==> flow/design.v <==
module router_fsm(input clock, resetn, pkt_valid, parity_done, soft_reset_0, soft_reset_1, soft_reset_2,
                        fifo_full, low_pkt_valid, fifo_empty_0, fifo_empty_1, fifo_empty_2,
                  input [1:0] data_in,
                  output busy, detect_add, ld_state, laf_state, full_state, write_enb_reg, rst_int_reg, lfd_state);
parameter Decode_Address = 3'b000, 
          Load_First_Data = 3'b001,
          Wait_Till_Empty = 3'b010,
          Load_Data = 3'b011,
          Check_Parity_Error = 3'b100,
          Load_Parity = 3'b101,
          Fifo_Full_State = 3'b110,
          Load_After_Full = 3'b111;
reg [2:0] state, next_state;
always @(posedge clock) begin
    if (!resetn) state <= Decode_Address;
    else if((soft_reset_0 && (data_in[1:0] == 0)) | (soft_reset_1 && (data_in[1:0] == 1)) | (soft_reset_2 && (data_in[1:0] == 2))) state <= Decode_Address;
    else state <= next_state; 
end
always @(*) begin
    case(state)
    Decode_Address : begin  
        if(pkt_valid & (data_in[1:0] == 0 & fifo_empty_0 | data_in[1:0] == 1 & fifo_empty_1 | data_in[1:0] == 2 & fifo_empty_2))
        begin
            next_state = Load_First_Data;
        end
        else if(pkt_valid & (data_in[1:0] == 0 & !fifo_empty_0 | data_in[1:0] == 1 & !fifo_empty_1 | data_in[1:0] == 2 & !fifo_empty_2))
        begin
            next_state = Wait_Till_Empty;
        end
        else next_state = Decode_Address;
    end
    Load_First_Data : next_state = Load_Data;  
    Wait_Till_Empty : begin  
        if( (fifo_empty_0 && (data_in[1:0] == 0)) || (fifo_empty_1 && (data_in[1:0] == 1)) || (fifo_empty_2 && (data_in[1:0] == 2)) ) begin
            next_state = Load_First_Data;
        end
        else next_state = Wait_Till_Empty;
    end
    Load_Data : begin  
        if(fifo_full) next_state = Fifo_Full_State;
        else if (!fifo_full & !pkt_valid) next_state = Load_Parity;
        else next_state = Load_Data;
    end
    Fifo_Full_State : begin  
        if(!fifo_full) next_state = Load_After_Full;
        else next_state = Fifo_Full_State;
    end
    Load_Parity : next_state = Check_Parity_Error;  
    Check_Parity_Error : begin  
        if(fifo_full) next_state= Fifo_Full_State;
        else next_state = Decode_Address;
    end
    Load_After_Full : begin  
        if (parity_done) next_state = Decode_Address;
        else if(low_pkt_valid) next_state = Load_Parity;
        else next_state = Load_Data;
    end
    endcase
end
assign detect_add = (state == Decode_Address);
assign lfd_state = (state == Load_First_Data);
assign busy = (state == Load_First_Data) || (state == Load_Parity) || (state == Fifo_Full_State) || (state == Load_After_Full) || (state == Wait_Till_Empty) || (state == Check_Parity_Error);
assign ld_state = (state == Load_Data)||(state == Load_Parity) ;
assign write_enb_reg = (state == Load_First_Data)|(state == Load_Data)||(state == Load_Parity);
assign full_state = (state == Fifo_Full_State);
assign laf_state = (state == Load_After_Full);  
assign rst_int_reg = (state == Check_Parity_Error);
endmodule
module router_reg(input clock, resetn, pkt_valid, fifo_full, rst_int_reg, detect_add, 
                        ld_state, laf_state, full_state, lfd_state, 
                  output reg parity_done, low_pkt_valid, err, 
                  input [7:0] data_in, output reg [7:0] dout);
reg [7:0] a,c,d,e;
reg [8:0] b [31:0];
reg [4:0] count_b,count_a ;
always@(posedge clock) begin
    if(!resetn) begin
        dout <= 8'd0;
        parity_done <= 1'b0;
        low_pkt_valid <= 1'b0;
        err <= 1'b0;
        count_b <= 0;
        count_a <= 0;
        c <= 8'd0;
        d <= 8'd0;
    end
    else begin
    parity_done <= ((ld_state & !fifo_full & !pkt_valid) | (laf_state & low_pkt_valid & !parity_done)) & !detect_add;
    low_pkt_valid <= (ld_state & !pkt_valid);
        if(pkt_valid) begin
            if(detect_add) begin
                dout <= data_in;
                c <= data_in;
            end
            else if(ld_state||lfd_state) begin
                if(full_state) begin
                    b[count_b] <= data_in;
                    count_b <= count_b + 1;
                end
                else if(!full_state) begin
                    if(laf_state) begin
                        dout <= b[count_a];
                        count_a <= count_a + 1;
                    end
                    else begin
                        c <= c^data_in;
                        dout <= data_in;
                    end
                end 
            end 
        end
        else begin
            d <= data_in;
            dout <= data_in;
        end
    end
err <= (c==d) ? 0 : 1 ;
end
endmodule
module router_sync(input detect_add, write_enb_reg, clock, resetn, 
                         read_enb_0, read_enb_1, read_enb_2,
                         empty_0, empty_1, empty_2, 
                         full_0, full_1, full_2, 
                   input [1:0] data_in,
                   output reg vld_out_0, vld_out_1, vld_out_2,
                   output reg soft_reset_0, soft_reset_1, soft_reset_2, 
                   output reg fifo_full,
                   output reg [2:0] write_enb);
reg [1:0] q;
reg [4:0] count0,count1,count2;
always@(posedge clock)begin
    if(detect_add) q <= data_in;
end
always@(*)begin
    vld_out_0 <= !empty_0;
    vld_out_1 <= !empty_1;
    vld_out_2 <= !empty_2;
    case(q)
    2'b00 : begin
            fifo_full = full_0;
            write_enb = {2'b00, write_enb_reg};
            end 
    2'b01 : begin
            fifo_full = full_1;
            write_enb = {1'b0, write_enb_reg,1'b0};
            end
    2'b10 : begin
            fifo_full = full_2;
            write_enb = {write_enb_reg, 2'b00};
            end
    default : begin
                fifo_full = 0;
                write_enb = 3'd0;
    end
    endcase
end
always@(posedge clock) begin
    if(!resetn)begin
        count0<=5'd0;
        count1<=5'd0;
        count2<=5'd0;
        soft_reset_0 <= 1'b0;
        soft_reset_1 <= 1'b0;
        soft_reset_2 <= 1'b0;
    end
    else begin
        soft_reset_0 <= 1'b0;
        soft_reset_1 <= 1'b0;
        soft_reset_2 <= 1'b0;
        if (vld_out_0 && !read_enb_0) begin
            if (count0 == 5'b11101) begin
                soft_reset_0 <= 1'b1;
                count0 <= 5'd0;
            end
            else count0 <= count0 + 1'b1;
        end
        else count0 <= 5'd0;
        if (vld_out_1 && !read_enb_1) begin
            if (count1 == 5'b11101) begin
                soft_reset_1 <= 1'b1;
                count1 <= 5'd0;
            end
            else count1 <= count1 + 1'b1;
        end
        else count1 <= 5'd0;
        if (vld_out_2 && !read_enb_2) begin
            if (count2 == 5'b11101) begin
                soft_reset_2 <= 1'b1;
                count2 <= 5'd0;
            end
            else count2 <= count2 + 1'b1;
        end
        else count2 <= 5'd0;
    end
end
endmodule
module router_fifo(input clock, resetn, write_enb, read_enb, soft_reset, lfd_state,
                   input [7:0] data_in, output full, empty, output [7:0] data_out);
reg [8:0] mem [0:15];
reg [3:0] rd_pointer, wr_pointer;
reg [8:0] packet_out;
wire [8:0]packet;
reg [6:0] length;
reg [4:0] status_count;
assign empty = (status_count == 0 ) ? 1'b1 : 1'b0 ;
assign full = (status_count == 5'd16) ? 1'b1 : 1'b0 ;
assign packet[7:0] = data_in[7:0];
assign packet[8] = lfd_state;
assign data_out = resetn ?  packet_out[7:0] : 8'd0;
always@(posedge clock) begin
    if(!resetn || soft_reset) status_count <= 5'd0;
    else if(full == 1'b0 && write_enb & empty == 1'b0 && read_enb) status_count <= status_count;
    else if (full == 1'b0 && write_enb) status_count <= status_count + 1'b1;
    else if(empty == 1'b0 && read_enb ) status_count <= status_count - 1'b1;
    else status_count <= status_count;
end
always@(posedge clock) begin
    if(!resetn || soft_reset) begin  
        wr_pointer <= 4'd0;
    end
    else if(full == 1'b0 && write_enb) begin  
            mem[wr_pointer[3:0]] <= packet;
            wr_pointer <= wr_pointer + 1'b1;
    end
end
always@(posedge clock) begin
    if(!resetn || soft_reset) begin  
        rd_pointer <= 4'd0;
        packet_out <= 9'd0;
    end
    else begin 
        if(empty == 1'b0 && read_enb ) begin  
                packet_out <= mem[rd_pointer[3:0]];
                rd_pointer <= rd_pointer + 1'b1;
        end
        if (length == 0 && (empty || !mem[rd_pointer[3:0]][8])) packet_out <= 9'd0;
    end
end
always@(posedge clock)begin
    if (!resetn || soft_reset) begin
        length <= 0;
    end
    else if(empty == 1'b0 && read_enb ) begin
        if(mem[rd_pointer[3:0]][8])begin
                length <= mem[rd_pointer[3:0]][7:2] + 1'b1;
        end
        else if (length != 0)  begin
                length <= length - 1'b1;
        end
    end
end
endmodule
module router_top(input clock, resetn, read_enb_0, read_enb_1, read_enb_2, pkt_valid,
                  input [7:0] data_in, output [7:0] data_out_0, data_out_1, data_out_2,
                  output valid_out_0, valid_out_1, valid_out_2, error, busy);
wire parity_done,detect_add;
wire ld_state, laf_state, full_state, write_enb_reg, rst_int_reg, lfd_state;
wire [2:0] fifo_empty, full,w_enb, write_enb, soft_reset_temp;
wire fifo_full,low_pkt_valid,soft_reset_0,soft_reset_1,soft_reset_2;
wire [7:0] dout;
wire read_enb_temp[2:0];
wire [7:0] data_out_temp[2:0];
assign soft_reset_temp[0] = soft_reset_0;
assign soft_reset_temp[1] = soft_reset_1;
assign soft_reset_temp[2] = soft_reset_2;
assign read_enb_temp[0] = read_enb_0;
assign read_enb_temp[1] = read_enb_1;
assign read_enb_temp[2] = read_enb_2;
assign data_out_0 = data_out_temp[0];
assign data_out_1 = data_out_temp[1];
assign data_out_2 = data_out_temp[2];
router_fsm dut1(.clock(clock),
                .resetn(resetn),
                .pkt_valid(pkt_valid),
                .parity_done(parity_done),
                .soft_reset_0(soft_reset_0),
                .soft_reset_1(soft_reset_1),
                .soft_reset_2(soft_reset_2),
                .fifo_full(fifo_full),
                .low_pkt_valid(low_pkt_valid),
                .fifo_empty_0(fifo_empty[0]),
                .fifo_empty_1(fifo_empty[1]),
                .fifo_empty_2(fifo_empty[2]),
                .data_in(data_in[1:0]),
                .busy(busy),
                .detect_add(detect_add),
                .ld_state(ld_state),
                .laf_state(laf_state),
                .full_state(full_state),
                .write_enb_reg(write_enb_reg),
                .rst_int_reg(rst_int_reg),
                .lfd_state(lfd_state));
router_reg dut2(.clock(clock),
                .resetn(resetn),
                .pkt_valid(pkt_valid),
                .fifo_full(fifo_full),
                .detect_add(detect_add),
                .ld_state(ld_state),
                .laf_state(laf_state),
                .full_state(full_state),
                .rst_int_reg(rst_int_reg),
                .lfd_state(lfd_state),
                .parity_done(parity_done),
                .low_pkt_valid(low_pkt_valid),
                .err(error),
                .data_in(data_in),
                .dout(dout));
router_sync dut3(.clock(clock),
                .resetn(resetn),
                .detect_add(detect_add),
                .read_enb_0(read_enb_0),
                .read_enb_1(read_enb_1),
                .read_enb_2(read_enb_2),
                .write_enb_reg(write_enb_reg),
                .empty_0(fifo_empty[0]),
                .empty_1(fifo_empty[1]),
                .empty_2(fifo_empty[2]),
                .full_0(full[0]),
                .full_1(full[1]),
                .full_2(full[2]),
                .data_in(data_in[1:0]),
                .vld_out_0(valid_out_0),
                .vld_out_1(valid_out_1),
                .vld_out_2(valid_out_2),
                .soft_reset_0(soft_reset_0),
                .soft_reset_1(soft_reset_1),
                .soft_reset_2(soft_reset_2),
                .fifo_full(fifo_full),
                .write_enb(w_enb));
genvar x;
generate for (x= 0 ; x<3 ; x = x+1)
begin:fifo
	router_fifo f(.clock(clock),
                  .resetn(resetn), 
                  .soft_reset(soft_reset_temp[x]),
	              .lfd_state(lfd_state),
                  .write_enb(w_enb[x]),
                  .data_in(dout), 
                  .read_enb(read_enb_temp[x]),
	              .full(full[x]), 
                  .empty(fifo_empty[x]), 
                  .data_out(data_out_temp[x]));
end
endgenerate	
endmodule
== From RTL to reports: router_top ==
Module router_top before and after one edit of its RTL, step after step.
Lines under "unedited" count in the file above, lines under "edited" in the edited file.
"difference" is "edited" less "unedited", of the values as shown; "relative change" is that difference over "unedited", in percent.
Not given: --

* Design top: router_top
* Clock port: clock
* Standard-cell library: sky130hd
* Library corner: tt_025C_1v80

== The edit ==
The edit as a unified diff against the file above.
A script made this edit; it was not meant as an optimisation.

<pre>
@@ -71,5 +71,5 @@
                   output reg parity_done, low_pkt_valid, err, 
                   input [7:0] data_in, output reg [7:0] dout);
-reg [7:0] a,c,d,e;
+reg [8:0] a,c,d,e;
 reg [8:0] b [31:0];
 reg [4:0] count_b,count_a ;
</pre>

== After elaboration ==
Yosys after proc, flatten, opt, wreduce and memory -nomap, before mapping. Print and check cells are not counted. Equal cells are merged and count once.
Memory sizes are those after Yosys's memory passes, which may raise the word count (mostly to a power of two), join words into wider ones and drop unused or constant bits.

{| class="wikitable"
|+ Bit counts
! element !! unedited !! edited !! difference !! relative change (%)
|-
| input bits || 14 || 14 || 0 || 0.00
|-
| register bits || 144 || 145 || +1 || +0.69
|-
| output and inout port bits || 29 || 29 || 0 || 0.00
|-
| memory cells || 4 || 4 || 0 || 0.00
|-
| bits in writable memories || 720 || 720 || 0 || 0.00
|-
| word-level cells || 302 || 302 || 0 || 0.00
|-
| clocked read ports x word width || 36 || 36 || 0 || 0.00
|}

{| class="wikitable"
|+ Operators by class
! element !! unedited !! edited !! difference !! relative change (%)
|-
| bitwise logic cells || 42 || 42 || 0 || 0.00
|-
| $add $sub $neg || 23 || 23 || 0 || 0.00
|-
| eq/ne operators || 22 || 22 || 0 || 0.00
|-
| muxes and demuxes || 87 || 87 || 0 || 0.00
|-
| reduce/logical cells || 93 || 93 || 0 || 0.00
|}

{| class="wikitable"
|+ Memories
! element !! unedited !! edited
|-
| shape (words x width / read and write ports) || dut2.b 32x9 r1 w1; fifo[0].f.mem 16x9 r1 w1; fifo[1].f.mem 16x9 r1 w1; fifo[2].f.mem 16x9 r1 w1 || dut2.b 32x9 r1 w1; fifo[0].f.mem 16x9 r1 w1; fifo[1].f.mem 16x9 r1 w1; fifo[2].f.mem 16x9 r1 w1
|}

{| class="wikitable"
|+ Operator list
! operator !! unedited !! edited !! difference !! relative change (%)
|-
| 8-bit 2-to-1 mux || 12 || 8 || -4 || -33.33
|-
| 9-bit 2-to-1 mux || 11 || 15 || +4 || +36.36
|-
| 8-bit equality test || 1 || 0 || -1 || -100.00
|-
| 8-bit XOR || 1 || 0 || -1 || -100.00
|-
| 9-bit by 8-bit equality test with 1-bit output || 0 || 1 || +1 || --
|-
| 9-bit by 8-bit XOR with 9-bit output || 0 || 1 || +1 || --
|}

Unchanged operator kinds not shown: 40.

== Logic depth ==
Depth = most cells in a row (Yosys ltp): at word level without a register or memory, in the mapped netlist without a sequential cell, where the memories' decode and read muxes count.

{| class="wikitable"
|+ Logic depth
! element !! unedited !! edited !! difference !! relative change (%)
|-
| depth after elaboration || 10 || 10 || 0 || 0.00
|-
| ABC_AREA || 0 || 0 || -- || --
|-
| gate-level depth with buffers || 11 || 12 || +1 || +9.09
|-
| depth with buffers taken out || 10 || 12 || +2 || +20.00
|}

== Mapped cells and area ==
Source: synth_stat.txt of the flow (Yosys; design flattened, memories mapped). It holds for the ABC_AREA given above (unset counts as 0); a run with the other value may have another netlist.

{| class="wikitable"
|+ Mapped netlist
! element !! unedited !! edited !! difference !! relative change (%)
|-
| mapped flip-flops || 854 || 854 || 0 || 0.00
|-
| synthesis area (mm^2) || 0.0343967 || 0.0341965 || -0.0002002 || -0.58
|-
| standard cells after synthesis || 2,048 || 2,025 || -23 || -1.12
|-
| buffers || 85 || 86 || +1 || +1.18
|}

{| class="wikitable"
|+ Cells by type
! cell !! unedited !! edited !! difference !! relative change (%)
|-
| sky130_fd_sc_hd__mux4_2 || 178 || 202 || +24 || +13.48
|-
| sky130_fd_sc_hd__a22oi_1 || 32 || 9 || -23 || -71.88
|-
| sky130_fd_sc_hd__o21ai_1 || 3 || 23 || +20 || +666.67
|-
| sky130_fd_sc_hd__o21ai_0 || 32 || 13 || -19 || -59.38
|-
| sky130_fd_sc_hd__inv_1 || 48 || 31 || -17 || -35.42
|-
| sky130_fd_sc_hd__nand2_1 || 139 || 155 || +16 || +11.51
|-
| sky130_fd_sc_hd__mux4_1 || 22 || 6 || -16 || -72.73
|-
| sky130_fd_sc_hd__nor2_1 || 189 || 203 || +14 || +7.41
|-
| sky130_fd_sc_hd__nor3_1 || 13 || 24 || +11 || +84.62
|-
| sky130_fd_sc_hd__and2_1 || 47 || 39 || -8 || -17.02
|-
| sky130_fd_sc_hd__a21oi_1 || 61 || 68 || +7 || +11.48
|-
| sky130_fd_sc_hd__buf_2 || 25 || 18 || -7 || -28.00
|-
| sky130_fd_sc_hd__and3_1 || 2 || 9 || +7 || +350.00
|-
| sky130_fd_sc_hd__clkbuf_1 || 42 || 48 || +6 || +14.29
|-
| sky130_fd_sc_hd__xnor2_1 || 31 || 37 || +6 || +19.35
|-
| sky130_fd_sc_hd__a31oi_1 || 9 || 3 || -6 || -66.67
|-
| sky130_fd_sc_hd__nand4_1 || 18 || 14 || -4 || -22.22
|-
| sky130_fd_sc_hd__nor4_1 || 17 || 13 || -4 || -23.53
|}

Unchanged cell types not shown: 9.
The list need not be complete.
By module: a second synthesis without flattening, with its own total; a netlist apart from the flattened one above.

{| class="wikitable"
|+ Unflattened totals
! element !! unedited !! edited !! difference !! relative change (%)
|-
| cells (unflattened synthesis) || 2,185 || 2,182 || -3 || -0.14
|-
| area total of the unflattened synthesis (mm^2) || 0.0347583 || 0.0347408 || -0.0000175 || -0.05
|}

Each row is one instance without its submodules.

{| class="wikitable"
|+ Modules, unedited
! module !! area (mm^2) !! cells !! times used
|-
| router_fifo || 0.0071331 || 432 || 3
|-
| router_reg || 0.0121479 || 762 || 1
|-
| router_sync || 0.0008095 || 84 || 1
|-
| router_fsm || 0.0004016 || 43 || 1
|-
| router_top || 0 || 0 || 1
|}

{| class="wikitable"
|+ Modules, edited
! module !! area (mm^2) !! cells !! times used
|-
| router_fifo || 0.0071331 || 432 || 3
|-
| router_reg || 0.0121304 || 759 || 1
|-
| router_sync || 0.0008095 || 84 || 1
|-
| router_fsm || 0.0004016 || 43 || 1
|-
| router_top || 0 || 0 || 1
|}

== Worst setup path after synthesis ==
Path of least setup slack by OpenSTA after synthesis, without wires, with an ideal clock, recovery checks aside; 20% of the period is set as input and as output delay. Where synthesis merged equal registers, the netlist keeps one of their names.

{| class="wikitable"
|+ Path after synthesis
! element !! unedited !! edited !! difference !! relative change (%)
|-
| path type || reg-to-reg || reg-to-reg || -- || --
|-
| start point || reg dut1.state || reg dut1.state || -- || --
|-
| end point || reg fifo[0].f.status_count[4] || reg fifo[2].f.status_count[4] || -- || --
|-
| library setup time (ps) || 128 || 128 || 0 || --
|-
| launch time at the first pin (ps) || 0 || 0 || 0 || --
|-
| required time (ps) || 4,872 || 4,872 || 0 || 0.00
|-
| path buffers || 1 || 1 || 0 || 0.00
|-
| period (ps) || 5,000 || 5,000 || 0 || 0.00
|-
| path slack (ps) || 1,413 || 1,858 || +445 || --
|-
| data arrival time (ps) || 3,460 || 3,014 || -446 || -12.89
|-
| driving pins on the path || 12 || 13 || +1 || +8.33
|-
| path delay (ps) || 3,588 || 3,142 || -446 || -12.43
|-
| period reached after synthesis (ps) || 3,587 || 3,142 || -445 || -12.41
|}

"path delay" is the arrival time less input delay plus setup time.
"driving pins on the path": output pins that drive a net of the path, with the launching flip-flop's if there is one; two outputs of one cell count as two.
"period reached after synthesis" = period - worst setup slack (recovery checks aside). The figure is calculated, with input and output delays left at 20% of the set period.
An end named without its bit number is one bit of that signal or, where synthesis recoded a state register, one of its new flip-flops.
The rows between start and end are the longest chain of elaborated cells between them; the timing report does not say that the signal goes this way. Where chains are equally long, one stands for them.
Each line given opens the expression or statement behind the cell; cells for indexed reads and writes are added by Yosys, which also makes memories of some case tables.
A register here has more assigning lines than the two given.

On the way, after synthesis, unedited:
* Cells stage by stage: sky130_fd_sc_hd__dfxtp_1 -> sky130_fd_sc_hd__nor3_1 -> sky130_fd_sc_hd__a2111oi_1 -> sky130_fd_sc_hd__clkbuf_1 -> sky130_fd_sc_hd__inv_1 -> sky130_fd_sc_hd__ha_1 -> sky130_fd_sc_hd__nor2b_1 -> sky130_fd_sc_hd__o21ai_0 -> sky130_fd_sc_hd__nor4b_1 -> sky130_fd_sc_hd__a21oi_1 -> sky130_fd_sc_hd__xnor2_1 -> sky130_fd_sc_hd__nor2_1
* Length of the longest elaborated chain: 9
* Elaborated cells between the ends (all ways): 14
* Those cells by class: eq/ne (3); mux (2); logic (3); reduce/logical (6)

{| class="wikitable"
|+ RTL lines, path after synthesis, unedited
! element !! RTL line !! RTL
|-
| from (decl) || 13 || <nowiki>reg [2:0] state, next_state;</nowiki>
|-
| from (assign) || 15 || <nowiki>if (!resetn) state <= Decode_Address;</nowiki>
|-
| from (assign) || 16 || <nowiki>else if((soft_reset_0 && (data_in[1:0] == 0)) | (soft_reset_1 && (data_in[1:0] == 1)) | (soft_reset_2 && (data ...</nowiki>
|-
| 3-bit by 1-bit equality test with 1-bit output || 64 || <nowiki>assign write_enb_reg = (state == Load_First_Data)|(state == Load_Data)||(state == Load_Parity);</nowiki>
|-
| 1-bit OR || 64 ||
|-
| 1-bit logical OR || 64 ||
|-
| 3-bit parallel mux with 3-bit select || 138 || <nowiki>case(q)</nowiki>
|-
| 1-bit AND || 212 || <nowiki>else if(full == 1'b0 && write_enb & empty == 1'b0 && read_enb) status_count <= status_count;</nowiki>
|-
| 1-bit logical AND x2 || 212 ||
|-
| 1-bit NOT || -- ||
|-
| 2-bit AND reduction || -- ||
|-
| to (assign) || 212 ||
|-
| to (assign) || 213 || <nowiki>else if (full == 1'b0 && write_enb) status_count <= status_count + 1'b1;</nowiki>
|-
| to (decl) || 204 || <nowiki>reg [4:0] status_count;</nowiki>
|}

On the way, after synthesis, edited:
* Cells stage by stage: sky130_fd_sc_hd__dfxtp_1 -> sky130_fd_sc_hd__nor3_2 -> sky130_fd_sc_hd__nor2_1 -> sky130_fd_sc_hd__and3_1 -> sky130_fd_sc_hd__clkbuf_1 -> sky130_fd_sc_hd__inv_1 -> sky130_fd_sc_hd__fa_1 -> sky130_fd_sc_hd__a21o_1 -> sky130_fd_sc_hd__a21oi_1 -> sky130_fd_sc_hd__nor3b_1 -> sky130_fd_sc_hd__a21oi_1 -> sky130_fd_sc_hd__xor2_1 -> sky130_fd_sc_hd__nor2_1
* Length of the longest elaborated chain: 9
* Elaborated cells between the ends (all ways): 14
* Those cells by class: eq/ne (3); mux (2); logic (3); reduce/logical (6)

{| class="wikitable"
|+ RTL lines, path after synthesis, edited
! element !! RTL line !! RTL
|-
| from (decl) || 13 || <nowiki>reg [2:0] state, next_state;</nowiki>
|-
| from (assign) || 15 || <nowiki>if (!resetn) state <= Decode_Address;</nowiki>
|-
| from (assign) || 16 || <nowiki>else if((soft_reset_0 && (data_in[1:0] == 0)) | (soft_reset_1 && (data_in[1:0] == 1)) | (soft_reset_2 && (data ...</nowiki>
|-
| 3-bit by 1-bit equality test with 1-bit output || 64 || <nowiki>assign write_enb_reg = (state == Load_First_Data)|(state == Load_Data)||(state == Load_Parity);</nowiki>
|-
| 1-bit OR || 64 ||
|-
| 1-bit logical OR || 64 ||
|-
| 3-bit parallel mux with 3-bit select || 138 || <nowiki>case(q)</nowiki>
|-
| 1-bit AND || 212 || <nowiki>else if(full == 1'b0 && write_enb & empty == 1'b0 && read_enb) status_count <= status_count;</nowiki>
|-
| 1-bit logical AND x2 || 212 ||
|-
| 1-bit NOT || -- ||
|-
| 2-bit AND reduction || -- ||
|-
| to (assign) || 212 ||
|-
| to (assign) || 213 || <nowiki>else if (full == 1'b0 && write_enb) status_count <= status_count + 1'b1;</nowiki>
|-
| to (decl) || 204 || <nowiki>reg [4:0] status_count;</nowiki>
|}

== Timing after layout ==
From the final timing report of the runs of pair 1: the path of least setup slack in the routed layout; clock arrival at registers is part of the times.
The path's times are printed in steps of 10 ps; the period is the one set.

{| class="wikitable"
|+ Path post-layout
! element !! unedited !! edited !! difference !! relative change (%)
|-
| path type || reg-to-output || reg-to-output || -- || --
|-
| start point || reg fifo[2].f.status_count[0] || reg fifo[0].f.status_count[0] || -- || --
|-
| end point || out valid_out_2 || out valid_out_0 || -- || --
|-
| external output delay (ps) || 750 || 750 || 0 || 0.00
|-
| required time (ps) || 3,000 || 3,000 || 0 || 0.00
|-
| launch time at the first pin (ps) || 640 || 650 || +10 || +1.56
|-
| path slack (ps) || 260 || 410 || +150 || --
|-
| driving pins on the path || 5 || 4 || -1 || -20.00
|-
| data arrival time (ps) || 2,740 || 2,590 || -150 || -5.47
|-
| path buffers || 1 || 1 || 0 || 0.00
|-
| period (ps) || 3,750 || 3,750 || 0 || 0.00
|}

The rows between start and end are the longest chain of elaborated cells between them; the timing report does not say that the signal goes this way. Where chains are equally long, one stands for them.
A register here has more assigning lines than the two given.

On the way, post-layout, unedited:
* Cells stage by stage: sky130_fd_sc_hd__dfxtp_1 -> sky130_fd_sc_hd__or4_1 -> sky130_fd_sc_hd__nor2_1 -> sky130_fd_sc_hd__inv_1 -> sky130_fd_sc_hd__clkdlybuf4s50_1
* Length of the longest elaborated chain: 3
* Elaborated cells between the ends (all ways): 3
* Those cells by class: mux (1); reduce/logical (2)

{| class="wikitable"
|+ RTL lines, path post-layout, unedited
! element !! RTL line !! RTL
|-
| from (decl) || 204 || <nowiki>reg [4:0] status_count;</nowiki>
|-
| from (assign) || 212 || <nowiki>else if(full == 1'b0 && write_enb & empty == 1'b0 && read_enb) status_count <= status_count;</nowiki>
|-
| from (assign) || 213 || <nowiki>else if (full == 1'b0 && write_enb) status_count <= status_count + 1'b1;</nowiki>
|-
| 5-bit logical NOT || 205 || <nowiki>assign empty = (status_count == 0 ) ? 1'b1 : 1'b0 ;</nowiki>
|-
| 1-bit 2-to-1 mux || 205 ||
|-
| 1-bit logical NOT || 137 || <nowiki>vld_out_2 <= !empty_2;</nowiki>
|-
| to (decl) || 255 || <nowiki>output valid_out_0, valid_out_1, valid_out_2, error, busy);</nowiki>
|}

On the way, post-layout, edited:
* Cells stage by stage: sky130_fd_sc_hd__dfxtp_1 -> sky130_fd_sc_hd__nor4_2 -> sky130_fd_sc_hd__nand2b_1 -> sky130_fd_sc_hd__clkdlybuf4s50_1
* Length of the longest elaborated chain: 3
* Elaborated cells between the ends (all ways): 3
* Those cells by class: mux (1); reduce/logical (2)

{| class="wikitable"
|+ RTL lines, path post-layout, edited
! element !! RTL line !! RTL
|-
| from (decl) || 204 || <nowiki>reg [4:0] status_count;</nowiki>
|-
| from (assign) || 212 || <nowiki>else if(full == 1'b0 && write_enb & empty == 1'b0 && read_enb) status_count <= status_count;</nowiki>
|-
| from (assign) || 213 || <nowiki>else if (full == 1'b0 && write_enb) status_count <= status_count + 1'b1;</nowiki>
|-
| 5-bit logical NOT || 205 || <nowiki>assign empty = (status_count == 0 ) ? 1'b1 : 1'b0 ;</nowiki>
|-
| 1-bit 2-to-1 mux || 205 ||
|-
| 1-bit logical NOT || 135 || <nowiki>vld_out_0 <= !empty_0;</nowiki>
|-
| to (decl) || 255 || <nowiki>output valid_out_0, valid_out_1, valid_out_2, error, busy);</nowiki>
|}

== Measured runs ==
Both versions went through the flow (Yosys, OpenROAD) with the same settings in each pair. Constraints: input delay and output delay 20% of the set period each, output load 0.01 pF.

Flow settings, pair 1:
* CORE_UTILIZATION: 40
* period_ns: 3.75
* CAP_MARGIN: 20
* CORE_MARGIN: 2
* SLEW_MARGIN: 20

{| class="wikitable"
|+ Results, pair 1
! element !! unedited !! edited !! difference !! relative change (%)
|-
| setup slack of the worst path (ps) || 256 || 406 || +150 || --
|-
| power consumption (mW) || 24.760 || 23.886 || -0.874 || -3.53
|-
| final setup TNS (ps) || 0 || 0 || 0 || --
|-
| utilization in the final report (%) || 46.7 || 46.3 || -0.4 || --
|-
| total die area (mm^2) || 0.0883546 || 0.087847 || -0.0005076 || -0.57
|-
| synthesized cell area (mm^2) || 0.0343967 || 0.0341965 || -0.0002002 || -0.58
|-
| std-cell area (final layout) (mm^2) || 0.0397756 || 0.0392677 || -0.0005079 || -1.28
|-
| period achieved (ps) || 3,494 || 3,344 || -150 || -4.29
|-
| worst hold slack (ps) || 456 || 450 || -6 || --
|}

Flow settings, pair 2:
* CELL_PAD_IN_SITES_DETAIL_PLACEMENT: 2
* CORE_MARGIN: 5
* CORE_UTILIZATION: 41
* CTS_CLUSTER_SIZE: 99
* GPL_ROUTABILITY_DRIVEN: 1
* MIN_ROUTING_LAYER: met1
* PLACE_DENSITY_LB_ADDON: 0.02
* SLEW_MARGIN: 5
* period_ns: 5.34
* CAP_MARGIN: 20

{| class="wikitable"
|+ Results, pair 2
! element !! unedited !! edited !! difference !! relative change (%)
|-
| setup slack of the worst path (ps) || 1,532 || 1,521 || -11 || --
|-
| power consumption (mW) || 17.621 || 17.330 || -0.291 || -1.65
|-
| final setup TNS (ps) || 0 || 0 || 0 || --
|-
| utilization in the final report (%) || 47.3 || 46.9 || -0.4 || --
|-
| total die area (mm^2) || 0.0897871 || 0.0892814 || -0.0005057 || -0.56
|-
| synthesized cell area (mm^2) || 0.0343967 || 0.0341965 || -0.0002002 || -0.58
|-
| std-cell area (final layout) (mm^2) || 0.0394178 || 0.0390237 || -0.0003941 || -1.00
|-
| period achieved (ps) || 3,808 || 3,819 || +11 || +0.29
|-
| worst hold slack (ps) || 456 || 454 || -2 || --
|}

"period achieved" is the run's clock period less its worst setup slack. It is reckoned from that one timing run; input and output delays stay at 20% of the period that was set.
By "power consumption" is meant OpenSTA's value without simulated activity: inputs other than the clock are taken to toggle once in ten clock periods, and the tool carries that through the logic.
